==> flow/design.v <==
module CPU
(
    input  logic CLK,
    input  logic RES,
    output logic        IF_REQ,
    output logic [15:0] IF_ADDR,
    input  logic [ 3:0] IF_CODE,
    input  logic        IF_RDY,
    output logic        DM_REQ,
    output logic        DM_WRITE,
    output logic [14:0] DM_ADDR,
    output logic [ 7:0] DM_WDATA,
    input  logic [ 7:0] DM_RDATA,
    input  logic        DM_RDY,
    output logic        IO_REQ,
    output logic        IO_WRITE,
    output logic [ 1:0] IO_ADDR,
    output logic [ 7:0] IO_WDATA,
    input  logic [ 7:0] IO_RDATA,
    input  logic        IO_RDY
);
logic slot;
assign slot = IF_RDY & DM_RDY & IO_RDY;
logic        if_do;
logic        if_do_dphase;
logic [15:0] if_addr;  
logic [ 3:0] if_code;
logic [ 3:0] if_code_keep;
assign IF_REQ  = if_do & slot;
assign IF_ADDR = if_addr;
always_ff @(posedge CLK, posedge RES)
begin
    if (RES)
        if_do_dphase <= 1'b0;
    else if (IF_REQ & IF_RDY)
        if_do_dphase <= 1'b1;
    else if (IF_RDY)
        if_do_dphase <= 1'b0;
end
always_ff @(posedge CLK, posedge RES)
begin
    if (RES)
        if_code_keep <= 4'hf;
    else if (if_do_dphase & IF_RDY)
        if_code_keep <= IF_CODE;    
end
assign if_code = (if_do_dphase & IF_RDY)? IF_CODE : if_code_keep;
logic        dr_do;
logic        dr_do_dphase;
logic        dw_do;
logic [14:0] dm_addr;
logic [ 7:0] dw_data;
logic [ 7:0] dr_data;
logic [ 7:0] dr_data_keep;
assign DM_REQ   = (dr_do | dw_do) & slot;
assign DM_WRITE = dw_do;
assign DM_ADDR  = dm_addr;
assign DM_WDATA = dw_data;
always_ff @(posedge CLK, posedge RES)
begin
    if (RES)
        dr_do_dphase <= 1'b0;
    else if (DM_REQ & ~DM_WRITE & DM_RDY)
        dr_do_dphase <= 1'b1;
    else if (DM_RDY)
        dr_do_dphase <= 1'b0;
end
always_ff @(posedge CLK, posedge RES)
begin
    if (RES)
        dr_data_keep <= 8'h00;
    else if (dr_do_dphase & DM_RDY)
        dr_data_keep <= DM_RDATA;    
end
assign dr_data = (dr_do_dphase & DM_RDY)? DM_RDATA : dr_data_keep;
logic       ir_do;
logic       iw_do;
logic       ir_do_dphase;
logic [7:0] iw_data;
logic [7:0] ir_data;
logic [7:0] ir_data_keep;
logic [1:0] io_addr;
always_ff @(posedge CLK, posedge RES)
begin
    if (RES)
        ir_do_dphase <= 1'b0;
    else if (IO_REQ & ~IO_WRITE & IO_RDY)
        ir_do_dphase <= 1'b1;
    else if (slot)
        ir_do_dphase <= 1'b0;
end
assign IO_REQ   = (ir_do | iw_do) & slot;
assign IO_WRITE = iw_do;
assign IO_ADDR  = io_addr;
assign IO_WDATA = iw_data;
always_ff @(posedge CLK, posedge RES)
begin
    if (RES)
        ir_data_keep <= 8'h00;
    else if (ir_do_dphase & IO_RDY)
        ir_data_keep <= IO_RDATA;    
end
assign ir_data = (ir_do_dphase & IO_RDY)? IO_RDATA : ir_data_keep;
logic [15:0] pc;   
logic        pc_clr;
logic        pc_inc;
logic        pc_dec;
logic        pc_inc2;
logic        pc_dec2;
always_ff @(posedge CLK, posedge RES)
begin
    if (RES)
        pc <= 16'h0000;
    else if (pc_clr & slot)
        pc <= 16'h0000;
    else if (pc_inc & slot)
        pc <= pc + 16'h0001;
    else if (pc_dec & slot)
        pc <= pc - 16'h0001;
    else if (pc_inc2 & slot)
        pc <= pc + 16'h0002;
    else if (pc_dec2 & slot)
        pc <= pc - 16'h0002;
end
assign if_addr = pc;
logic [14:0] ptr;  
logic        ptr_clr;
logic        ptr_inc;
logic        ptr_dec;
logic        ptr_end;
always_ff @(posedge CLK, posedge RES)
begin
    if (RES)
        ptr <= 15'h0000;
    else if (ptr_clr & slot)
        ptr <= 15'h0000;
    else if (ptr_inc & slot)
        ptr <= ptr + 15'h0001;
    else if (ptr_dec & slot)
        ptr <= ptr - 15'h0001;
end
assign dm_addr = ptr;
assign ptr_end      = (ptr == 15'h001d);
logic [15:0] indent;
logic        indent_clr;
logic        indent_inc;
logic        indent_dec;
logic        indent_zero;
logic        indent_plus;
always_ff @(posedge CLK, posedge RES)
begin
    if (RES)
        indent <= 16'h0000;
    else if (indent_clr & slot)
        indent <= 16'h0000;
    else if (indent_inc & slot)
        indent <= indent + 16'h0001;
    else if (indent_dec & slot)
        indent <= indent - 16'h0001;
end
assign indent_zero = (indent == 16'h0000);
assign indent_plus = ~indent[15] & (|indent[14:0]);
logic [3:0] alufunc;
logic [7:0] aluinx;
logic [7:0] aluout;
logic       aluzero;
logic       aluinx_dr;
logic       aluinx_ir;
assign aluinx = (aluinx_dr)? dr_data
              : (aluinx_ir)? ir_data
              : 8'h00;
always_comb
begin
    case (alufunc)
        4'h0 : aluout = 8'h00;
        4'h1 : aluout = aluinx;
        4'h2  : aluout = aluinx + 8'h01;
        4'h3  : aluout = aluinx - 8'h01;
        default       : aluout = 8'h00;
    endcase
end
assign aluzero = (aluout == 8'h00);
assign dw_data = aluout;
assign iw_data = aluout;
logic [4:0] state;
logic [4:0] state_next;
logic [3:0] seq;
logic       seq_clr;
logic       seq_inc;
always_ff @(posedge CLK, posedge RES)
begin
    if (RES)
        state <= 5'h00;
    else if (slot)
        state <= state_next;
end
always_ff @(posedge CLK, posedge RES)
begin
    if (RES)
        seq <= 4'h0;
    else if (seq_clr & slot)
        seq <= 4'h0;
    else if (seq_inc & slot)
        seq <= seq + 4'h1;
end
always @*
begin
    state_next = 5'h00;
    seq_clr    = 1'b0;
    seq_inc    = 1'b0;
    if_do   = 1'b0;
    pc_clr  = 1'b0;
    pc_inc  = 1'b0;
    pc_dec  = 1'b0;
    pc_inc2 = 1'b0;
    pc_dec2 = 1'b0;
    ptr_clr = 1'b0;
    ptr_inc = 1'b0;
    ptr_dec = 1'b0;
    dr_do = 1'b0;
    dw_do = 1'b0;
    ir_do = 1'b0;
    iw_do = 1'b0;
    io_addr = 2'b00;
    indent_clr = 1'b0;
    indent_inc = 1'b0;
    indent_dec = 1'b0;
    alufunc   = 4'h0;
    aluinx_dr = 1'b0;
    aluinx_ir = 1'b0;
    casez ({state, seq})
        {5'h00, 4'h0} :
        begin
            pc_clr     = 1'b1;
            ptr_clr    = 1'b1;
            indent_clr = 1'b1;
            seq_inc    = 1'b1;
            state_next = 5'h00;
        end
        {5'h00, 4'h1} :
        begin
            if (ptr_end)
            begin
                dw_do   = 1'b1;
                alufunc = 4'h0;
                ptr_inc = 1'b1;
                seq_inc = 1'b1;
                state_next = 5'h00;
            end
            else
            begin
                dw_do   = 1'b1;
                alufunc = 4'h0;
                ptr_inc = 1'b1;
                state_next = 5'h00;
            end
        end
        {5'h00, 4'h2} :
        begin
            dr_do = 1'b1;
            seq_inc = 1'b1;
            state_next = 5'h00;
        end
        {5'h00, 4'h3} :
        begin
            aluinx_dr = 1'b1;
            alufunc   = 4'h1;
            iw_do = 1'b1;
            io_addr = 2'b10;
            ptr_inc = 1'b1;
            seq_inc = 1'b1;
            state_next = 5'h00;
        end
        {5'h00, 4'h4} :
        begin
            dr_do = 1'b1;
            seq_inc = 1'b1;
            state_next = 5'h00;
        end
        {5'h00, 4'h5} :
        begin
            aluinx_dr = 1'b1;
            alufunc   = 4'h1;
            iw_do = 1'b1;
            io_addr = 2'b11;
            ptr_clr = 1'b1;
            if_do  = 1'b1;
            pc_inc = 1'b1;
            seq_clr    = 1'b1;
            state_next = 5'h01;
        end
        {5'h01, 4'h0} :
        begin
            case (if_code)
                4'h0, 4'h1 :  
                begin
                    ptr_inc = ~if_code[0];
                    ptr_dec =  if_code[0];
                    if_do  = 1'b1;
                    pc_inc = 1'b1;
                    seq_clr    = 1'b1;
                    state_next = 5'h01;
                end
                4'h2, 4'h3 :
                begin
                    dr_do = 1'b1;
                    seq_inc    = 1'b1;
                    state_next = {1'b1, if_code};                
                end
                4'h4 :
                begin
                    dr_do = 1'b1;
                    seq_inc = 1'b1;
                    state_next = 5'h14;
                end
                4'h5 :
                begin
                    ir_do = 1'b1;
                    seq_inc = 1'b1;
                    state_next = 5'h15;
                end
                4'h6, 4'h7 :
                begin
                    dr_do = 1'b1;
                    seq_inc = 1'b1;
                    state_next = {1'b1, if_code};
                end
                4'h8 :
                begin
                    seq_clr = 1'b1;
                    state_next = 5'h00;
                end
                4'hf :
                begin
                    if_do  = 1'b1;
                    pc_inc = 1'b1;
                    seq_clr    = 1'b1;
                    state_next = 5'h01;
                end
                default :  
                begin
                    if_do  = 1'b1;
                    pc_inc = 1'b1;
                    seq_clr    = 1'b1;
                    state_next = 5'h01;
                end
            endcase        
        end        
        {5'h12, 4'h1}, {5'h13, 4'h1} :
        begin
            aluinx_dr = 1'b1;
            alufunc   = state[3:0];
            dw_do = 1'b1;
            if_do  = 1'b1;
            pc_inc = 1'b1;
            seq_clr    = 1'b1;
            state_next = 5'h01;
        end
        {5'h14, 4'h1} :
        begin
            aluinx_dr = 1'b1;
            alufunc   = 4'h1;
            iw_do = 1'b1;
            if_do  = 1'b1;
            pc_inc = 1'b1;
            seq_clr    = 1'b1;
            state_next = 5'h01;
        end
        {5'h15, 4'h1} :
        begin
            dr_do = 1'b1;
            seq_inc = 1'b1;
            state_next = 5'h15;
        end
        {5'h15, 4'h2} :
        begin
            aluinx_ir = 1'b1;
            alufunc   = 4'h1;
            dw_do = 1'b1;
            if_do  = 1'b1;
            pc_inc = 1'b1;
            seq_clr    = 1'b1;
            state_next = 5'h01;
        end
        {5'h16, 4'h1} :
        begin
            aluinx_dr = 1'b1;
            alufunc = 4'h1;
            if (~aluzero)
            begin
                if_do  = 1'b1;
                pc_inc = 1'b1;
                seq_clr    = 1'b1;
                state_next = 5'h01;
            end
            else
            begin
                if_do  = 1'b1;
                pc_inc = 1'b1;
                indent_clr = 1'b1;
                seq_inc = 1'b1;
                state_next = 5'h16;
            end
        end
        {5'h16, 4'h2} :
        begin
            if (indent_zero && (if_code == 4'h7))
            begin
                if_do  = 1'b1;
                pc_inc = 1'b1;
                seq_clr    = 1'b1;
                state_next = 5'h01;
            end
            else if (indent_plus && (if_code == 4'h7))
            begin
                indent_dec = 1'b1;
                if_do  = 1'b1;
                pc_inc = 1'b1;
                state_next = 5'h16;
            end
            else if (if_code == 4'h6)
            begin
                indent_inc = 1'b1;
                if_do  = 1'b1;
                pc_inc = 1'b1;
                state_next = 5'h16;
            end
            else
            begin
                if_do  = 1'b1;
                pc_inc = 1'b1;
                state_next = 5'h16;
            end                    
        end        
        {5'h17, 4'h1} :
        begin
            aluinx_dr = 1'b1;
            alufunc = 4'h1;
            if (aluzero)
            begin
                if_do  = 1'b1;
                pc_inc = 1'b1;
                seq_clr    = 1'b1;
                state_next = 5'h01;
            end
            else
            begin
                pc_dec2 = 1'b1;
                indent_clr = 1'b1;
                seq_inc = 1'b1;
                state_next = 5'h17;
            end
        end
        {5'h17, 4'h2} :
        begin
            if_do  = 1'b1;
            pc_dec = 1'b1;
            seq_inc = 1'b1;
            state_next = 5'h17;
        end
        {5'h17, 4'h3} :
        begin
            if (indent_zero && (if_code == 4'h6))
            begin
                pc_inc2 = 1'b1;
                seq_inc = 1'b1;
                state_next = 5'h17;
            end
            else if (indent_plus && (if_code == 4'h6))
            begin
                indent_dec = 1'b1;
                if_do  = 1'b1;
                pc_dec = 1'b1;
                state_next = 5'h17;
            end
            else if (if_code == 4'h7)
            begin
                indent_inc = 1'b1;
                if_do  = 1'b1;
                pc_dec = 1'b1;
                state_next = 5'h17;
            end
            else
            begin
                if_do  = 1'b1;
                pc_dec = 1'b1;
                state_next = 5'h17;
            end                    
        end        
        {5'h17, 4'h4} :
        begin
            if_do  = 1'b1;
            pc_inc = 1'b1;
            seq_clr    = 1'b1;
            state_next = 5'h01;
        end
        default :  
        begin
            seq_clr    = 1'b1;
            state_next = 5'h00;
        end
    endcase
end
endmodule
module CACHE
(
    input  logic CLK,
    input  logic RES,
    input  logic        IF_REQ,
    input  logic [15:0] IF_ADDR,
    output logic [ 3:0] IF_CODE,
    output logic        IF_RDY,
    input  logic        DM_REQ,
    input  logic        DM_WRITE,
    input  logic [14:0] DM_ADDR,
    input  logic [ 7:0] DM_WDATA,
    output logic [ 7:0] DM_RDATA,
    output logic        DM_RDY,
    output logic        BUS_REQ,
    output logic        BUS_WRITE,
    output logic [15:0] BUS_ADDR,
    output logic [ 7:0] BUS_WDATA,
    input  logic [ 7:0] BUS_RDATA,
    input  logic        BUS_RDY
);
logic if_slot;  
logic [10:0] ic_a0;  
logic [10:0] ic_a1;  
logic [10:0] ic_a2;  
logic [10:0] ic_a3;  
logic [31:0] ic_d0;  
logic [31:0] ic_d1;  
logic [31:0] ic_d2;  
logic [31:0] ic_d3;  
logic        ic_v0;  
logic        ic_v1;  
logic        ic_v2;  
logic        ic_v3;  
logic        if_hit;
logic        if_hit_dphase;
logic [ 4:0] if_hit_dphase_addr;  
assign if_hit = IF_REQ & ic_v0 & (IF_ADDR[4:3] == 2'b00) & (ic_a0 == IF_ADDR[15:5])
              | IF_REQ & ic_v1 & (IF_ADDR[4:3] == 2'b01) & (ic_a1 == IF_ADDR[15:5])
              | IF_REQ & ic_v2 & (IF_ADDR[4:3] == 2'b10) & (ic_a2 == IF_ADDR[15:5])
              | IF_REQ & ic_v3 & (IF_ADDR[4:3] == 2'b11) & (ic_a3 == IF_ADDR[15:5]);
always_ff @(posedge CLK, posedge RES)
begin
    if (RES)
    begin
        if_hit_dphase      <= 1'b0;
        if_hit_dphase_addr <= 5'b00_000;
    end
    else if (if_hit & if_slot)
    begin
        if_hit_dphase      <= 1'b1;
        if_hit_dphase_addr <= IF_ADDR[4:0];
    end
    else if (if_slot)
    begin
        if_hit_dphase      <= 1'b0;
        if_hit_dphase_addr <= 5'b00_000;
    end
end    
logic        if_mis_req;
logic [15:0] if_mis_req_addr;  
logic        if_mis_dphase;
logic [15:0] if_mis_dphase_addr;
logic [31:0] if_mis_dphase_rdata;
assign if_mis_req = IF_REQ & ~if_hit;
assign if_mis_req_addr = {1'b0, IF_ADDR[15:1]};
always_ff @(posedge CLK, posedge RES)
begin
    if (RES)
    begin
        if_mis_dphase      <= 1'b0;
        if_mis_dphase_addr <= 16'h0000;
    end
    else if (if_mis_req & if_slot)
    begin
        if_mis_dphase      <= 1'b1;
        if_mis_dphase_addr <= IF_ADDR[15:0];        
    end
    else if (if_slot)
    begin
        if_mis_dphase      <= 1'b0;
        if_mis_dphase_addr <= 16'h0000;
    end
end
always_ff @(posedge CLK, posedge RES)
begin
    if (RES)
    begin
        ic_v0 <= 1'b0;
        ic_v1 <= 1'b0;
        ic_v2 <= 1'b0;
        ic_v3 <= 1'b0;
    end
    else if (if_mis_req & if_slot & (IF_ADDR[4:3] == 2'b00))
        ic_v0 <= 1'b1;
    else if (if_mis_req & if_slot & (IF_ADDR[4:3] == 2'b01))
        ic_v1 <= 1'b1;
    else if (if_mis_req & if_slot & (IF_ADDR[4:3] == 2'b10))
        ic_v2 <= 1'b1;
    else if (if_mis_req & if_slot & (IF_ADDR[4:3] == 2'b11))
        ic_v3 <= 1'b1;
end
always_ff @(posedge CLK, posedge RES)
begin
    if (RES)
    begin
        ic_a0 <= 11'h000;
        ic_a1 <= 11'h000;
        ic_a2 <= 11'h000;
        ic_a3 <= 11'h000;
    end
    else if (if_mis_req & if_slot & (IF_ADDR[4:3] == 2'b00))
        ic_a0 <= IF_ADDR[15:5];
    else if (if_mis_req & if_slot & (IF_ADDR[4:3] == 2'b01))
        ic_a1 <= IF_ADDR[15:5];
    else if (if_mis_req & if_slot & (IF_ADDR[4:3] == 2'b10))
        ic_a2 <= IF_ADDR[15:5];
    else if (if_mis_req & if_slot & (IF_ADDR[4:3] == 2'b11))
        ic_a3 <= IF_ADDR[15:5];
end
always_ff @(posedge CLK, posedge RES)
begin
    if (RES)
    begin
        ic_d0 <= 32'h00000000;
        ic_d1 <= 32'h00000000;
        ic_d2 <= 32'h00000000;
        ic_d3 <= 32'h00000000;
    end
    else if (if_mis_dphase & if_slot & (if_mis_dphase_addr[4:3] == 2'b00))
        ic_d0 <= if_mis_dphase_rdata;
    else if (if_mis_dphase & if_slot & (if_mis_dphase_addr[4:3] == 2'b01))
        ic_d1 <= if_mis_dphase_rdata;
    else if (if_mis_dphase & if_slot & (if_mis_dphase_addr[4:3] == 2'b10))
        ic_d2 <= if_mis_dphase_rdata;
    else if (if_mis_dphase & if_slot & (if_mis_dphase_addr[4:3] == 2'b11))
        ic_d3 <= if_mis_dphase_rdata;
end
logic [3:0] ic_d0_out;
logic [3:0] ic_d1_out;
logic [3:0] ic_d2_out;
logic [3:0] ic_d3_out;
always @*
begin
    case (if_hit_dphase_addr[2:0])
        3'b000  : ic_d0_out = ic_d0[ 3: 0];
        3'b001  : ic_d0_out = ic_d0[ 7: 4];
        3'b010  : ic_d0_out = ic_d0[11: 8];
        3'b011  : ic_d0_out = ic_d0[15:12];
        3'b100  : ic_d0_out = ic_d0[19:16];
        3'b101  : ic_d0_out = ic_d0[23:20];
        3'b110  : ic_d0_out = ic_d0[27:24];
        3'b111  : ic_d0_out = ic_d0[31:28];
        default : ic_d0_out = 4'b1111;  
    endcase
end
always @*
begin
    case (if_hit_dphase_addr[2:0])
        3'b000  : ic_d1_out = ic_d1[ 3: 0];
        3'b001  : ic_d1_out = ic_d1[ 7: 4];
        3'b010  : ic_d1_out = ic_d1[11: 8];
        3'b011  : ic_d1_out = ic_d1[15:12];
        3'b100  : ic_d1_out = ic_d1[19:16];
        3'b101  : ic_d1_out = ic_d1[23:20];
        3'b110  : ic_d1_out = ic_d1[27:24];
        3'b111  : ic_d1_out = ic_d1[31:28];
        default : ic_d1_out = 4'b1111;  
    endcase
end
always @*
begin
    case (if_hit_dphase_addr[2:0])
        3'b000  : ic_d2_out = ic_d2[ 3: 0];
        3'b001  : ic_d2_out = ic_d2[ 7: 4];
        3'b010  : ic_d2_out = ic_d2[11: 8];
        3'b011  : ic_d2_out = ic_d2[15:12];
        3'b100  : ic_d2_out = ic_d2[19:16];
        3'b101  : ic_d2_out = ic_d2[23:20];
        3'b110  : ic_d2_out = ic_d2[27:24];
        3'b111  : ic_d2_out = ic_d2[31:28];
        default : ic_d2_out = 4'b1111;  
    endcase
end
always @*
begin
    case (if_hit_dphase_addr[2:0])
        3'b000  : ic_d3_out = ic_d3[ 3: 0];
        3'b001  : ic_d3_out = ic_d3[ 7: 4];
        3'b010  : ic_d3_out = ic_d3[11: 8];
        3'b011  : ic_d3_out = ic_d3[15:12];
        3'b100  : ic_d3_out = ic_d3[19:16];
        3'b101  : ic_d3_out = ic_d3[23:20];
        3'b110  : ic_d3_out = ic_d3[27:24];
        3'b111  : ic_d3_out = ic_d3[31:28];
        default : ic_d3_out = 4'b1111;  
    endcase
end
always @*
begin
    if (if_hit_dphase & if_slot)
    begin   
        IF_CODE = (if_hit_dphase_addr[4:3] == 2'b00)? ic_d0_out
                : (if_hit_dphase_addr[4:3] == 2'b01)? ic_d1_out
                : (if_hit_dphase_addr[4:3] == 2'b10)? ic_d2_out
                : (if_hit_dphase_addr[4:3] == 2'b11)? ic_d3_out
                : 4'hf;  
    end
    else if (if_mis_dphase & if_slot)
        IF_CODE = (if_mis_dphase_addr[2:0] == 3'b000)? if_mis_dphase_rdata[ 3: 0]
                : (if_mis_dphase_addr[2:0] == 3'b001)? if_mis_dphase_rdata[ 7: 4]
                : (if_mis_dphase_addr[2:0] == 3'b010)? if_mis_dphase_rdata[11: 8]
                : (if_mis_dphase_addr[2:0] == 3'b011)? if_mis_dphase_rdata[15:12]
                : (if_mis_dphase_addr[2:0] == 3'b100)? if_mis_dphase_rdata[19:16]
                : (if_mis_dphase_addr[2:0] == 3'b101)? if_mis_dphase_rdata[23:20]
                : (if_mis_dphase_addr[2:0] == 3'b110)? if_mis_dphase_rdata[27:24]
                : (if_mis_dphase_addr[2:0] == 3'b111)? if_mis_dphase_rdata[31:28]
                : 4'hf;  
    else
        IF_CODE = 4'hf;  
end
assign IF_RDY = if_slot;
logic dm_slot;  
logic [11:0] dc_a0;  
logic [11:0] dc_a1;  
logic [31:0] dc_d0;  
logic [31:0] dc_d1;  
logic        dc_v0;  
logic        dc_v1;  
logic        dm_hit;
logic        dm_hit_dphase;
logic        dm_hit_dphase_write;
logic [ 2:0] dm_hit_dphase_addr;  
logic [ 7:0] dm_hit_dphase_wdata;
logic [31:0] dm_hit_dphase_update_data0;
logic [31:0] dm_hit_dphase_update_data1;
assign dm_hit = DM_REQ & dc_v0 & ~DM_ADDR[2] & (dc_a0 == DM_ADDR[14:3])
              | DM_REQ & dc_v1 &  DM_ADDR[2] & (dc_a1 == DM_ADDR[14:3]);
always_ff @(posedge CLK, posedge RES)
begin
    if (RES)
    begin
        dm_hit_dphase       <= 1'b0;
        dm_hit_dphase_write <= 1'b0;
        dm_hit_dphase_addr  <= 3'b0_00;
        dm_hit_dphase_wdata <= 8'h00;
    end
    else if (dm_hit & dm_slot)
    begin
        dm_hit_dphase       <= 1'b1;
        dm_hit_dphase_write <= DM_WRITE;
        dm_hit_dphase_addr  <= DM_ADDR[2:0];
        dm_hit_dphase_wdata <= DM_WDATA;
    end
    else if (dm_slot)
    begin
        dm_hit_dphase       <= 1'b0;
        dm_hit_dphase_write <= 1'b0;
        dm_hit_dphase_addr  <= 3'b0_00;
        dm_hit_dphase_wdata <= 8'h00;
    end
end
logic        dm_mis_req;
logic        dm_mis_req_write;
logic [15:0] dm_mis_req_addr;
logic        dm_mis_replace;
logic [15:0] dm_mis_replace_addr;
logic        dm_mis_dphase;
logic [14:0] dm_mis_dphase_addr;
logic        dm_mis_dphase_write;
logic [ 7:0] dm_mis_dphase_wdata;
logic [31:0] dm_mis_dphase_rdata;
logic [31:0] dm_mis_dphase_update_data;
logic [31:0] dm_mis_dphase_writeback_data;
assign dm_mis_req       = DM_REQ & ~dm_hit;
assign dm_mis_req_write = DM_WRITE;
assign dm_mis_req_addr  = {1'b1, DM_ADDR};
assign dm_mis_replace   = dm_mis_req & dc_v0 & ~DM_ADDR[2]
                        | dm_mis_req & dc_v1 &  DM_ADDR[2];    
assign dm_mis_replace_addr = (~DM_ADDR[2])? {1'b1, dc_a0, 1'b0, 2'b00}
                           :                {1'b1, dc_a1, 1'b1, 2'b00};   
always_ff @(posedge CLK, posedge RES)
begin
    if (RES)
    begin
        dm_mis_dphase       <= 1'b0;
        dm_mis_dphase_write <= 1'b0;
        dm_mis_dphase_addr  <= 15'h0000;
        dm_mis_dphase_wdata <= 8'h00;
    end
    else if (dm_mis_req & dm_slot)
    begin
        dm_mis_dphase       <= 1'b1;
        dm_mis_dphase_write <= dm_mis_req_write;
        dm_mis_dphase_addr  <= DM_ADDR;
        dm_mis_dphase_wdata <= DM_WDATA;
    end
    else if (dm_slot)
    begin
        dm_mis_dphase       <= 1'b0;
        dm_mis_dphase_write <= 1'b0;
        dm_mis_dphase_addr  <= 15'h0000;
        dm_mis_dphase_wdata <= 8'h00;
    end
end
always_ff @(posedge CLK, posedge RES)
begin
    if (RES)
    begin
        dc_v0 <= 1'b0;
        dc_v1 <= 1'b0;
    end
    else if (dm_mis_req & dm_slot & ~DM_ADDR[2])
        dc_v0 <= 1'b1;
    else if (dm_mis_req & dm_slot &  DM_ADDR[2])
        dc_v1 <= 1'b1;
end
always_ff @(posedge CLK, posedge RES)
begin
    if (RES)
    begin
        dc_a0 <= 12'h000;
        dc_a1 <= 12'h000;
    end
    else if (dm_mis_req & dm_slot & ~DM_ADDR[2])
        dc_a0 <= DM_ADDR[14:3];
    else if (dm_mis_req & dm_slot &  DM_ADDR[2])
        dc_a1 <= DM_ADDR[14:3];
end
always_ff @(posedge CLK, posedge RES)
begin
    if (RES)
    begin
        dc_d0 <= 32'h00000000;
        dc_d1 <= 32'h00000000;
    end
    else if (dm_hit_dphase & dm_hit_dphase_write & dm_slot & ~dm_hit_dphase_addr[2])
        dc_d0 <= dm_hit_dphase_update_data0;
    else if (dm_hit_dphase & dm_hit_dphase_write & dm_slot &  dm_hit_dphase_addr[2])
        dc_d1 <= dm_hit_dphase_update_data1;
    else if (dm_mis_dphase & dm_mis_dphase_write & dm_slot & ~dm_mis_dphase_addr[2])
        dc_d0 <= dm_mis_dphase_update_data;
    else if (dm_mis_dphase & dm_mis_dphase_write & dm_slot &  dm_mis_dphase_addr[2])
        dc_d1 <= dm_mis_dphase_update_data;
    else if (dm_mis_dphase & dm_slot & ~dm_mis_dphase_addr[2])
        dc_d0 <= dm_mis_dphase_rdata;
    else if (dm_mis_dphase & dm_slot &  dm_mis_dphase_addr[2])
        dc_d1 <= dm_mis_dphase_rdata;
end
always @*
begin
    dm_hit_dphase_update_data0 = dc_d0;  
    if (dm_hit_dphase_addr[1:0] == 2'b00) dm_hit_dphase_update_data0[ 7: 0] = dm_hit_dphase_wdata;
    if (dm_hit_dphase_addr[1:0] == 2'b01) dm_hit_dphase_update_data0[15: 8] = dm_hit_dphase_wdata;
    if (dm_hit_dphase_addr[1:0] == 2'b10) dm_hit_dphase_update_data0[23:16] = dm_hit_dphase_wdata;
    if (dm_hit_dphase_addr[1:0] == 2'b11) dm_hit_dphase_update_data0[31:24] = dm_hit_dphase_wdata;
end
always @*
begin
    dm_hit_dphase_update_data1 = dc_d1;  
    if (dm_hit_dphase_addr[1:0] == 2'b00) dm_hit_dphase_update_data1[ 7: 0] = dm_hit_dphase_wdata;
    if (dm_hit_dphase_addr[1:0] == 2'b01) dm_hit_dphase_update_data1[15: 8] = dm_hit_dphase_wdata;
    if (dm_hit_dphase_addr[1:0] == 2'b10) dm_hit_dphase_update_data1[23:16] = dm_hit_dphase_wdata;
    if (dm_hit_dphase_addr[1:0] == 2'b11) dm_hit_dphase_update_data1[31:24] = dm_hit_dphase_wdata;
end
always @*
begin
    dm_mis_dphase_update_data = dm_mis_dphase_rdata;
    if (dm_mis_dphase_addr[1:0] == 2'b00) dm_mis_dphase_update_data[ 7: 0] = dm_mis_dphase_wdata;
    if (dm_mis_dphase_addr[1:0] == 2'b01) dm_mis_dphase_update_data[15: 8] = dm_mis_dphase_wdata;
    if (dm_mis_dphase_addr[1:0] == 2'b10) dm_mis_dphase_update_data[23:16] = dm_mis_dphase_wdata;
    if (dm_mis_dphase_addr[1:0] == 2'b11) dm_mis_dphase_update_data[31:24] = dm_mis_dphase_wdata;
end
always @*
begin
    if (dm_hit_dphase & ~dm_hit_dphase_write & dm_slot)
        DM_RDATA = (dm_hit_dphase_addr[2:0] == 3'b0_00)? dc_d0[ 7: 0]
                 : (dm_hit_dphase_addr[2:0] == 3'b0_01)? dc_d0[15: 8]
                 : (dm_hit_dphase_addr[2:0] == 3'b0_10)? dc_d0[23:16]
                 : (dm_hit_dphase_addr[2:0] == 3'b0_11)? dc_d0[31:24]
                 : (dm_hit_dphase_addr[2:0] == 3'b1_00)? dc_d1[ 7: 0]
                 : (dm_hit_dphase_addr[2:0] == 3'b1_01)? dc_d1[15: 8]
                 : (dm_hit_dphase_addr[2:0] == 3'b1_10)? dc_d1[23:16]
                 : (dm_hit_dphase_addr[2:0] == 3'b1_11)? dc_d1[31:24]
                 : 8'h00;
    else if (dm_mis_dphase & ~dm_mis_dphase_write & dm_slot)
        DM_RDATA = (dm_mis_dphase_addr[1:0] == 2'b00)? dm_mis_dphase_rdata[ 7: 0]
                 : (dm_mis_dphase_addr[1:0] == 2'b01)? dm_mis_dphase_rdata[15: 8]
                 : (dm_mis_dphase_addr[1:0] == 2'b10)? dm_mis_dphase_rdata[23:16]
                 : (dm_mis_dphase_addr[1:0] == 2'b11)? dm_mis_dphase_rdata[31:24]
                 : 8'h00;
    else
        DM_RDATA = 8'h00;
end
assign dm_mis_dphase_writeback_data
    = (dm_mis_req & dm_hit_dphase & ~dm_mis_req_addr[2] & ~dm_hit_dphase_addr[2])? dm_hit_dphase_update_data0
    : (dm_mis_req & dm_hit_dphase &  dm_mis_req_addr[2] &  dm_hit_dphase_addr[2])? dm_hit_dphase_update_data1
    : (dm_mis_req & ~dm_mis_req_addr[2])? dc_d0
    : (dm_mis_req &  dm_mis_req_addr[2])? dc_d1
    : (dm_mis_dphase                   )? dm_mis_dphase_update_data  
    : 32'h00000000;
assign DM_RDY = dm_slot;
logic        bus_req_inst;
logic        bus_req_data;
logic        bus_req_read;
logic        bus_req_wrte;
logic [15:0] bus_req_addr;
logic        bus_req_repl;
logic [15:0] bus_req_repl_addr;
logic [31:0] bus_req_wdata;
logic        bus_rdy;
logic [31:0] bus_rdy_rdata;
logic        if_mis_req_pend;
logic [15:0] if_mis_req_addr_pend;
assign bus_req_inst = (if_mis_req | if_mis_req_pend) & ~dm_mis_req;  
assign bus_req_data = dm_mis_req;
assign bus_req_read = dm_mis_req & ~dm_mis_req_write;
assign bus_req_wrte = dm_mis_req &  dm_mis_req_write;
assign bus_req_repl = dm_mis_replace;
assign bus_req_addr = (dm_mis_req     )? dm_mis_req_addr
                    : (if_mis_req_pend)? if_mis_req_addr_pend
                    : (if_mis_req     )? if_mis_req_addr
                    : 16'h0000;
assign bus_req_repl_addr = dm_mis_replace_addr;
assign bus_req_wdata = dm_mis_dphase_writeback_data;
assign if_mis_dphase_rdata = bus_rdy_rdata;
assign dm_mis_dphase_rdata = bus_rdy_rdata;
logic        bus_inst;
logic        bus_read;
logic        bus_wrte;
logic        bus_repl;
logic [15:0] bus_repl_addr;
logic [15:0] bus_pend_addr;
logic [31:0] bus_pend_wdata;
logic [31:0] bus_pend_rdata;
logic [ 2:0] bus_count;
logic        bus_count_end;
logic        bus_count_0123;
always_ff @(posedge CLK, posedge RES)
begin
    if (RES)
        bus_count <= 3'b000;
    else if (bus_req_inst & BUS_RDY)
        bus_count <= 3'b101;
    else if ((bus_req_read | bus_req_wrte) &  bus_req_repl & BUS_RDY)
        bus_count <= 3'b001;
    else if ((bus_req_read | bus_req_wrte) & ~bus_req_repl & BUS_RDY)
        bus_count <= 3'b101;
    else if (bus_count_end & BUS_RDY)
        bus_count <= bus_count;
    else if ((|bus_count) & BUS_RDY)
        bus_count <= bus_count + 3'b001;
end
assign bus_count_end  = (bus_count == 3'b000);
assign bus_count_0123 = ~bus_count[2];
always_ff @(posedge CLK, posedge RES)
begin
    if (RES)
        bus_inst <= 1'b0; 
    else if (bus_req_inst & BUS_RDY)
        bus_inst <= 1'b1; 
    else if (bus_count_end & BUS_RDY)
        bus_inst <= 1'b0; 
end
always_ff @(posedge CLK, posedge RES)
begin
    if (RES)
        bus_read <= 1'b0; 
    else if (bus_req_read & BUS_RDY)
        bus_read <= 1'b1; 
    else if (bus_count_end & BUS_RDY)
        bus_read <= 1'b0; 
end
always_ff @(posedge CLK, posedge RES)
begin
    if (RES)
        bus_wrte <= 1'b0; 
    else if (bus_req_wrte & BUS_RDY)
        bus_wrte <= 1'b1; 
    else if (bus_count_end & BUS_RDY)
        bus_wrte <= 1'b0; 
end
always_ff @(posedge CLK, posedge RES)
begin
    if (RES)
    begin
        bus_repl      <= 1'b0; 
        bus_repl_addr <= 16'h0000;
    end
    else if ((bus_req_read | bus_req_wrte) & BUS_RDY)
    begin
        bus_repl      <= bus_req_repl; 
        bus_repl_addr <= bus_req_repl_addr;
    end
    else if (bus_count_end & BUS_RDY)
    begin
        bus_repl      <= 1'b0; 
        bus_repl_addr <= 16'h0000;
    end
end
always_ff @(posedge CLK, posedge RES)
begin
    if (RES)
        bus_pend_addr <= 16'h0000;
    else if ((bus_req_inst | bus_req_read | bus_req_wrte) & BUS_RDY)
        bus_pend_addr <= bus_req_addr;
end
always_ff @(posedge CLK, posedge RES)
begin
    if (RES)
        bus_pend_wdata <= 32'h00000000;
    else if ((bus_req_read | bus_req_wrte) & BUS_RDY)
        bus_pend_wdata <= bus_req_wdata;
end
assign BUS_REQ = bus_req_inst | bus_req_read | bus_req_wrte
               | ((bus_inst | bus_read | bus_wrte) & ~bus_count_end);
assign BUS_WRITE = ((bus_req_read | bus_req_wrte) & bus_req_repl)? 1'b1
                 : (bus_req_inst  | bus_inst                    )? 1'b0
                 : ((bus_read | bus_wrte) & bus_count_0123)? 1'b1
                 : 1'b0;
assign BUS_ADDR
    = ((bus_req_read | bus_req_wrte) & ~bus_req_repl)? {bus_req_addr [15:2]    , 2'b00}
    : ((bus_req_read | bus_req_wrte) &  bus_req_repl)? {bus_req_repl_addr[15:2], 2'b00}
    : (bus_req_inst                                 )? {bus_req_addr[15:2]     , 2'b00}
    : ((bus_read | bus_wrte) & bus_count_0123)? {bus_repl_addr[15:2], bus_count[1:0]}
    : ((bus_read | bus_wrte)                 )? {bus_pend_addr[15:2], bus_count[1:0]}
    : (bus_inst                              )? {bus_pend_addr[15:2], bus_count[1:0]}
    : 16'h0000;
always @*
begin
    if (bus_req_read | bus_req_wrte)
    begin
        BUS_WDATA = bus_req_wdata[7:0];
    end
    else if (bus_read | bus_wrte)
    begin
        BUS_WDATA = (bus_count == 3'b001)? bus_pend_wdata[15: 8]
                  : (bus_count == 3'b010)? bus_pend_wdata[23:16]
                  : (bus_count == 3'b011)? bus_pend_wdata[31:24]
                  : 8'h00;
    end
    else
    begin
        BUS_WDATA = 8'h00;
    end
end
always_ff @(posedge CLK, posedge RES)
begin
    if (RES)
        bus_pend_rdata <= 32'h00000000;
    else if (bus_inst & BUS_RDY)
    begin
        if (bus_count == 3'b101)
            bus_pend_rdata[ 7: 0] <= BUS_RDATA;
        else if (bus_count == 3'b110)
            bus_pend_rdata[15: 8] <= BUS_RDATA;
        else if (bus_count == 3'b111)
            bus_pend_rdata[23:16] <= BUS_RDATA;
        else if (bus_count == 3'b000)
            bus_pend_rdata[31:24] <= BUS_RDATA;
    end
    else if ((bus_read | bus_wrte) & BUS_RDY)
    begin
        if (bus_count == 3'b101)
            bus_pend_rdata[ 7: 0] <= BUS_RDATA;
        else if (bus_count == 3'b110)
            bus_pend_rdata[15: 8] <= BUS_RDATA;
        else if (bus_count == 3'b111)
            bus_pend_rdata[23:16] <= BUS_RDATA;
        else if (bus_count == 3'b000)
            bus_pend_rdata[31:24] <= BUS_RDATA;
    end
end
assign bus_rdy = bus_count_end & BUS_RDY;
assign bus_rdy_rdata = {BUS_RDATA, bus_pend_rdata[23:0]};
always_ff @(posedge CLK, posedge RES)
begin
    if (RES)
    begin
        if_mis_req_pend      <= 1'b0;
        if_mis_req_addr_pend <= 16'h0000;
    end
    else if (if_mis_req & dm_mis_req & bus_rdy)
    begin
        if_mis_req_pend      <= if_mis_req;
        if_mis_req_addr_pend <= if_mis_req_addr;
    end
    else if (if_mis_req_pend & ~dm_mis_req & bus_rdy)
    begin
        if_mis_req_pend      <= 1'b0;
        if_mis_req_addr_pend <= 16'h0000;
    end
end
assign if_slot = bus_rdy & ~if_mis_req_pend;
assign dm_slot = bus_rdy | dm_hit_dphase;
endmodule
module bfcpu_core
(
    input  logic CLK,
    input  logic RES_N,
    output logic        BUS_REQ,
    output logic        BUS_WRITE,
    output logic [15:0] BUS_ADDR,
    output logic [ 7:0] BUS_WDATA,
    input  logic [ 7:0] BUS_RDATA,
    input  logic        BUS_RDY,
    output logic        IO_REQ,
    output logic        IO_WRITE,
    output logic [ 1:0] IO_ADDR,
    output logic [ 7:0] IO_WDATA,
    input  logic [ 7:0] IO_RDATA,
    input  logic        IO_RDY
);
logic        if_req;
logic [15:0] if_addr;
logic [ 3:0] if_code;
logic        if_rdy;
logic        dm_req;
logic        dm_write;
logic [14:0] dm_addr;
logic [ 7:0] dm_wdata;
logic [ 7:0] dm_rdata;
logic        dm_rdy;
CPU U_CPU
(
    .CLK (CLK),
    .RES (~RES_N),
    .IF_REQ  (if_req),
    .IF_ADDR (if_addr),
    .IF_CODE (if_code),
    .IF_RDY  (if_rdy),
    .DM_REQ   (dm_req),
    .DM_WRITE (dm_write),
    .DM_ADDR  (dm_addr),
    .DM_WDATA (dm_wdata),
    .DM_RDATA (dm_rdata),
    .DM_RDY   (dm_rdy),
    .IO_REQ   (IO_REQ),
    .IO_WRITE (IO_WRITE),
    .IO_ADDR  (IO_ADDR),
    .IO_WDATA (IO_WDATA),
    .IO_RDATA (IO_RDATA),
    .IO_RDY   (IO_RDY)
);
CACHE U_CACHE
(
    .CLK (CLK),
    .RES (~RES_N),
    .IF_REQ  (if_req),
    .IF_ADDR (if_addr),
    .IF_CODE (if_code),
    .IF_RDY  (if_rdy),
    .DM_REQ   (dm_req),
    .DM_WRITE (dm_write),
    .DM_ADDR  (dm_addr),
    .DM_WDATA (dm_wdata),
    .DM_RDATA (dm_rdata),
    .DM_RDY   (dm_rdy),
    .BUS_REQ   (BUS_REQ),
    .BUS_WRITE (BUS_WRITE),
    .BUS_ADDR  (BUS_ADDR),
    .BUS_WDATA (BUS_WDATA),
    .BUS_RDATA (BUS_RDATA),
    .BUS_RDY   (BUS_RDY)
);
endmodule
==> From RTL to reports: bfcpu_core <==
Tool output for the design above, in the order of the flow.
Lines are those of the file above, counted from 1.
Library cell names are shortened.
{ "setup": {"top_module": "bfcpu_core", "clock_port": "CLK", "library": "sky130hd", "corner": "tt_025C_1v80"} }

==> Word level <==
Yosys after proc, flatten, opt, wreduce and memory -nomap, before mapping. Memory bits, and registers merged into a memory's read port (data or address), are not among the register bits. Print and check cells are not counted.
{ "classes": {"n_addsub": 12, "equal": 82, "mux": 202, "n_logic": 153, "reduce_logical": 68} }
{ "ops": {"columns": ["cell", "count"], "rows": [
  ["two-way mux 32 bit", 15],
  ["two-way mux 8 bit", 56],
  ["two-way mux 16 bit", 20],
  ["case mux 4 bit (select 8 bit)", 4],
  ["AND 1 bit", 112],
  ["equality test 9 bit (second input constant)", 11],
  ["two-way mux 15 bit", 5],
  ["two-way mux 4 bit", 17],
  ["two-way mux 1 bit", 54],
  ["equality test 3 bit (second input constant)", 15],
  ["equality test 11 bit", 4],
  ["case mux 5 bit (select 7 bit)", 1],
  ["two-way mux 5 bit", 7],
  ["adder 16 x 1 -> 16 bit (second input constant)", 2],
  ["subtractor 16 x 1 -> 16 bit (second input constant)", 2],
  ["nonzero test 2 bit", 14],
  ["two-way mux 3 bit", 9],
  ["inverter 1 bit", 24],
  ["equality test 12 bit", 2],
  ["equality test 3 x 2 -> 1 bit (second input constant)", 8],
  ["OR reduction 6 bit", 4],
  ["case mux 8 bit (select 3 bit)", 1],
  ["equality test 2 bit (second input constant)", 10],
  ["case mux 5 bit (select 4 bit)", 1],
  ["equality test 9 x 2 -> 1 bit (second input constant)", 2],
  ["equality test 9 x 3 -> 1 bit (second input constant)", 2],
  ["bitwise OR 1 bit", 17],
  ["adder 16 x 2 -> 16 bit (second input constant)", 1]
]} }
Other operator kinds: 47; their cells: 97.
{ "bits": {"register_bits": 502, "in_bits": 20, "out_inout_bits": 38, "elab_cells": 568} }

==> Logic depth <==
Yosys ltp: most cells in a row. Word level: on the elaborated netlist, between registers, memories and ports. Mapped: between sequential cells and ports; inverters and the memories' decode and read muxes count.
{ "depth": {"depth_word": 33, "ABC_AREA": 0, "mapped_depth": 24, "depth_no_buf": 23} }

==> Mapped cells and area <==
Yosys stat after the flow's synthesis: flattened, memories mapped to cells. It holds for the ABC_AREA given above (unset counts as 0); a run with the other value may have another netlist.
{ "mapped": {"mapped_cells": 2911, "yosys_area_um2": 29469.5, "seqArea_um2": 11991.5, "flip_flops": 479, "buffers": 228} }
{ "by_type": {"columns": ["cell", "count", "area_total_um2"], "rows": [
  ["dfrtp_1", 475, 11886.4],
  ["mux2_2", 230, 2.59E+03],
  ["mux2i_1", 200, 2001.92],
  ["nand2_1", 242, 908.371],
  ["nor2_1", 219, 822.038],
  ["ha_1", 58, 725.696],
  ["o21ai_0", 135, 675.648],
  ["a221o_1", 67, 670.643],
  ["xnor2_1", 75, 656.88],
  ["o221ai_1", 71, 621.846],
  ["mux4_2", 27, 608.083],
  ["a21oi_1", 104, 520.499],
  ["clkbuf_1", 131, 491.722],
  ["xor2_1", 41, 359.094],
  ["inv_1", 94, 352.838],
  ["nor3_1", 60, 300.288],
  ["nand3_1", 50, 250.24],
  ["a22o_1", 28, 245.235]
]} }
Not listed: further types 97, cells in them 604.
The figures by module come from a second, unflattened synthesis with its own total; it is not the netlist above.
{ "unflattened": {"hier_cells": 3089, "area_unflattened_um2": 29861.1} }
Each row is one instance without its submodules.
{ "modules": {"columns": ["module", "n_inst", "n_cells", "area_um2"], "rows": [
  ["CACHE", 1, 2195, 22416.5],
  ["CPU", 1, 893, 7440.9],
  ["bfcpu_core", 1, 1, 3.8]
]} }

==> Worst setup path after synthesis <==
Path of least setup slack by OpenSTA after synthesis, without wires, with an ideal clock, recovery checks aside; 20% of the period is set as input and as output delay. Where synthesis merged equal registers, the netlist keeps one of their names.
{ "synth_path": {"path_kind": "in2out", "start": "input port BUS_RDY", "end": "output port BUS_ADDR[15]", "clock_period_ps": 10000, "in_delay_ps": 2000, "t_arrival_ps": 5883, "required_time_ps": 8000, "setup_slack_ps": 2117, "delay_ps": 3883, "driving_pins": 18, "n_path_buf": 3, "synth_period_reached_ps": 7883} }
"delay_ps" = arrival - input delay + setup time.
A path that ends at an output port has no setup time.
"driving_pins": output pins that drive a net of the path, with the launching flip-flop's if there is one; two outputs of one cell count as two.
"synth_period_reached_ps" is the clock period less the worst setup slack; recovery checks do not enter. This is arithmetic on one report: input and output delays are still those of the set period (20% each).
The rows between start and end are the longest chain of elaborated cells between them; the timing report does not say that the signal goes this way. Where chains are equally long, one stands for them.
A line is the first line of the expression or statement that the cell stems from. Yosys adds cells for indexed reads and writes and turns some case tables into memories.
{ "synth_between": {"cell_sequence": "and3b_1 -> clkbuf_1 -> o2111a_1 -> a221o_1 -> o2bb2ai_1 -> fa_1 -> a211oi_1 -> o21bai_1 -> a21oi_1 -> xor2_1 -> o221ai_2 -> nor3_1 -> nand4b_2 -> o21ai_4 -> o21a_4 -> buf_6 -> buf_4 -> o41ai_1", "elab_chain_cells": 26, "cells_between": 85, "classes_between": "add/sub: 2; eq/ne: 7; mux: 18; logic: 54; reduce/logical: 4"} }
{ "synth_lines": {"columns": ["item", "line_no", "text"], "rows": [
  ["start: declaration", 1110, "input  logic        BUS_RDY,"],
  ["AND 1 bit", 1078, "assign bus_rdy = bus_count_end & BUS_RDY;"],
  ["bitwise OR 1 bit", 1099, "assign dm_slot = bus_rdy | dm_hit_dphase;"],
  ["AND 1 bit", 890, "else if (dm_mis_dphase & ~dm_mis_dphase_write & dm_slot)"],
  ["two-way mux 8 bit", 890, null],
  ["two-way mux 8 bit", 880, "if (dm_hit_dphase & ~dm_hit_dphase_write & dm_slot)"],
  ["two-way mux 8 bit", 75, "assign dr_data = (dr_do_dphase & DM_RDY)? DM_RDATA : dr_data_keep;"],
  ["two-way mux 8 bit", 169, "assign aluinx = (aluinx_dr)? dr_data"],
  ["[12 not listed]", null, null],
  ["inverter 1 bit", 569, "assign if_mis_req = IF_REQ & ~if_hit;"],
  ["AND 1 bit", 569, null],
  ["bitwise OR 1 bit", 919, "assign bus_req_inst = (if_mis_req | if_mis_req_pend) & ~dm_mis_req;"],
  ["AND 1 bit", 919, null],
  ["two-way mux 16 bit", 1028, ": (bus_req_inst                                 )? {bus_req_addr[15:2]     , 2'b00}"],
  ["two-way mux 16 bit", 1027, ": ((bus_req_read | bus_req_wrte) &  bus_req_repl)? {bus_req_repl_addr[15:2], 2'b00}"],
  ["two-way mux 16 bit", 1026, "= ((bus_req_read | bus_req_wrte) & ~bus_req_repl)? {bus_req_addr [15:2]    , 2'b00}"],
  ["end: declaration", 1107, "output logic [15:0] BUS_ADDR,"]
]} }
Some nets on the timed path still bear RTL names; the line given drives or declares the net.
{ "synth_named_nets": {"columns": ["signal", "line_no", "text"], "rows": [
  ["U_CPU.dr_data[1]", 75, null],
  ["IO_WDATA[6]", 174, "case (alufunc)"]
]} }

==> Path in the finished layout <==
From the final timing report of run 1: the path of least setup slack in the routed layout; clock arrival at registers is part of the times.
The path's times are printed in steps of 10 ps; the period is the one set.
{ "layout_path": {"path_kind": "in2out", "start": "input port BUS_RDATA[2]", "end": "output port BUS_ADDR[5]", "clock_period_ps": 11500, "in_delay_ps": 2300, "t_arrival_ps": 7030, "required_time_ps": 9200, "setup_slack_ps": 2170, "driving_pins": 20, "n_path_buf": 7} }
The rows between start and end are the longest chain of elaborated cells between them; the timing report does not say that the signal goes this way. Where chains are equally long, one stands for them.
{ "layout_between": {"cell_sequence": "clkdlybuf4s50_1 -> buf_6 -> mux4_2 -> a221oi_2 -> a21oi_2 -> ha_4 -> nand2_4 -> o31a_1 -> o31ai_2 -> a311oi_1 -> and3b_1 -> buf_4 -> nand4b_4 -> o21ai_4 -> buf_4 -> buf_6 -> o211a_4 -> buf_4 -> a221o_1 -> dlygate4sd2_1", "elab_chain_cells": 29, "cells_between": 87, "classes_between": "add/sub: 2; eq/ne: 7; mux: 31; logic: 43; reduce/logical: 4"} }
{ "layout_lines": {"columns": ["item", "line_no", "text"], "rows": [
  ["start: declaration", 1109, "input  logic [ 7:0] BUS_RDATA,"],
  ["two-way mux 4 bit", 720, ": (if_mis_dphase_addr[2:0] == 3'b110)? if_mis_dphase_rdata[27:24]"],
  ["two-way mux 4 bit", 719, ": (if_mis_dphase_addr[2:0] == 3'b101)? if_mis_dphase_rdata[23:20]"],
  ["two-way mux 4 bit", 718, ": (if_mis_dphase_addr[2:0] == 3'b100)? if_mis_dphase_rdata[19:16]"],
  ["two-way mux 4 bit", 717, ": (if_mis_dphase_addr[2:0] == 3'b011)? if_mis_dphase_rdata[15:12]"],
  ["two-way mux 4 bit", 716, ": (if_mis_dphase_addr[2:0] == 3'b010)? if_mis_dphase_rdata[11: 8]"],
  ["two-way mux 4 bit", 715, ": (if_mis_dphase_addr[2:0] == 3'b001)? if_mis_dphase_rdata[ 7: 4]"],
  ["two-way mux 4 bit", 714, "IF_CODE = (if_mis_dphase_addr[2:0] == 3'b000)? if_mis_dphase_rdata[ 3: 0]"],
  ["[15 not listed]", null, null],
  ["AND 1 bit", 569, "assign if_mis_req = IF_REQ & ~if_hit;"],
  ["two-way mux 15 bit", 926, ": (if_mis_req     )? if_mis_req_addr"],
  ["two-way mux 16 bit", 925, ": (if_mis_req_pend)? if_mis_req_addr_pend"],
  ["two-way mux 16 bit", 924, "assign bus_req_addr = (dm_mis_req     )? dm_mis_req_addr"],
  ["two-way mux 16 bit", 1028, ": (bus_req_inst                                 )? {bus_req_addr[15:2]     , 2'b00}"],
  ["two-way mux 16 bit", 1027, ": ((bus_req_read | bus_req_wrte) &  bus_req_repl)? {bus_req_repl_addr[15:2], 2'b00}"],
  ["two-way mux 16 bit", 1026, "= ((bus_req_read | bus_req_wrte) & ~bus_req_repl)? {bus_req_addr [15:2]    , 2'b00}"],
  ["end: declaration", 1107, "output logic [15:0] BUS_ADDR,"]
]} }

Add stored flow runs of bfcpu_core

Design bfcpu_core on sky130hd. What follows are 6 stored runs of the flow, each under its own settings; their order means nothing. The constraints put input and output delay at 20% of the set period each and load the outputs with 0.01 pF.
"period_reached_ps" means the clock period less the worst setup slack. The figure is calculated, with input and output delays left at 20% of the set period.
"timing.worst_path_ps" is the time allowed to the run's worst setup path (the clock period less input and output delay, where it has them) less its slack. Clock arrival times count: a late capture clock shortens it, a late launch clock lengthens it.
By "design_power_mw" is meant OpenSTA's value without simulated activity: inputs other than the clock are taken to toggle once in ten clock periods, and the tool carries that through the logic.
"timing.worst_path_ps" is given in steps of 10 ps.
[
  {
    "run": "run 1",
    "settings": { "ABC_AREA": 0, "CELL_PAD_IN_SITES_DETAIL_PLACEMENT": 2, "CORE_ASPECT_RATIO": 1.57, "CORE_MARGIN": 4, "CORE_UTILIZATION": 23, "CTS_CLUSTER_SIZE": 80, "GPL_ROUTABILITY_DRIVEN": 0, "MAX_ROUTING_LAYER": "met5", "PLACE_DENSITY_LB_ADDON": 0.1, "SETUP_SLACK_MARGIN": 2.06, "period_ns": 11.5, "CAP_MARGIN": 20, "SLEW_MARGIN": 20 },
    "results": { "worst_hold_slack_ps": 471, "timing.worst_path_ps": 4730, "worstPathKind": "in2out", "synthArea_um2": 29469.5, "finish.utilization_pct": 27.0, "design_power_mw": 6.443, "finalCellArea_um2": 34294.1, "die_footprint_um2": 134066.0, "period_reached_ps": 9327, "timing.setup.tns_ps": 0, "fin_ws_ps": 2173 }
  },
  {
    "run": "run 2",
    "settings": { "CELL_PAD_IN_SITES_DETAIL_PLACEMENT": 1, "CELL_PAD_IN_SITES_GLOBAL_PLACEMENT": 2, "CORE_UTILIZATION": 32, "CTS_CLUSTER_DIAMETER": 67, "GPL_ROUTABILITY_DRIVEN": 0, "GPL_TIMING_DRIVEN": 1, "HOLD_SLACK_MARGIN": 0.25, "MIN_ROUTING_LAYER": "met2", "PLACE_DENSITY": 0.51, "SETUP_SLACK_MARGIN": 3.57, "SLEW_MARGIN": 20, "TNS_END_PERCENT": 90, "period_ns": 15.1, "CAP_MARGIN": 20, "CORE_MARGIN": 2 },
    "results": { "worst_hold_slack_ps": 468, "timing.worst_path_ps": 5350, "worstPathKind": "in2out", "synthArea_um2": 29469.5, "finish.utilization_pct": 36.7, "design_power_mw": 5.079, "finalCellArea_um2": 33619.7, "die_footprint_um2": 94534.7, "period_reached_ps": 11386, "timing.setup.tns_ps": 0, "fin_ws_ps": 3714 }
  },
  {
    "run": "run 3",
    "settings": { "CORE_UTILIZATION": 40, "SETUP_SLACK_MARGIN": 0.04, "period_ns": 9.74, "CAP_MARGIN": 20, "CORE_MARGIN": 2, "SLEW_MARGIN": 20 },
    "results": { "worst_hold_slack_ps": 464, "timing.worst_path_ps": 5420, "worstPathKind": "in2out", "synthArea_um2": 29469.5, "finish.utilization_pct": 44.9, "design_power_mw": 7.058, "finalCellArea_um2": 32746.4, "die_footprint_um2": 75861.7, "period_reached_ps": 9318, "timing.setup.tns_ps": 0, "fin_ws_ps": 422 }
  },
  {
    "run": "run 4",
    "settings": { "ABC_AREA": 0, "CELL_PAD_IN_SITES_GLOBAL_PLACEMENT": 1, "CORE_ASPECT_RATIO": 0.76, "CORE_MARGIN": 7, "CORE_UTILIZATION": 15, "GPL_ROUTABILITY_DRIVEN": 1, "MAX_ROUTING_LAYER": "met4", "SETUP_SLACK_MARGIN": 1.58, "period_ns": 15.7, "CAP_MARGIN": 20, "SLEW_MARGIN": 20 },
    "results": { "worst_hold_slack_ps": 466, "timing.worst_path_ps": 6130, "worstPathKind": "in2out", "synthArea_um2": 29469.5, "finish.utilization_pct": 17.9, "design_power_mw": 4.547, "finalCellArea_um2": 34835.9, "die_footprint_um2": 209188.0, "period_reached_ps": 12412, "timing.setup.tns_ps": 0, "fin_ws_ps": 3288 }
  },
  {
    "run": "run 5",
    "settings": { "CORE_UTILIZATION": 36, "period_ns": 9.74, "CAP_MARGIN": 20, "CORE_MARGIN": 2, "SLEW_MARGIN": 20 },
    "results": { "worst_hold_slack_ps": 468, "timing.worst_path_ps": 5570, "worstPathKind": "in2out", "synthArea_um2": 29469.5, "finish.utilization_pct": 40.6, "design_power_mw": 7.017, "finalCellArea_um2": 32804.0, "die_footprint_um2": 84163.8, "period_reached_ps": 9468, "timing.setup.tns_ps": 0, "fin_ws_ps": 272 }
  },
  {
    "run": "run 6",
    "settings": { "CORE_UTILIZATION": 40, "period_ns": 10.0, "CAP_MARGIN": 20, "CORE_MARGIN": 2, "SLEW_MARGIN": 20 },
    "results": { "worst_hold_slack_ps": 470, "timing.worst_path_ps": 5590, "worstPathKind": "in2out", "synthArea_um2": 29469.5, "finish.utilization_pct": 44.7, "design_power_mw": 6.831, "finalCellArea_um2": 32630.0, "die_footprint_um2": 75861.7, "period_reached_ps": 9588, "timing.setup.tns_ps": 0, "fin_ws_ps": 412 }
  }
]
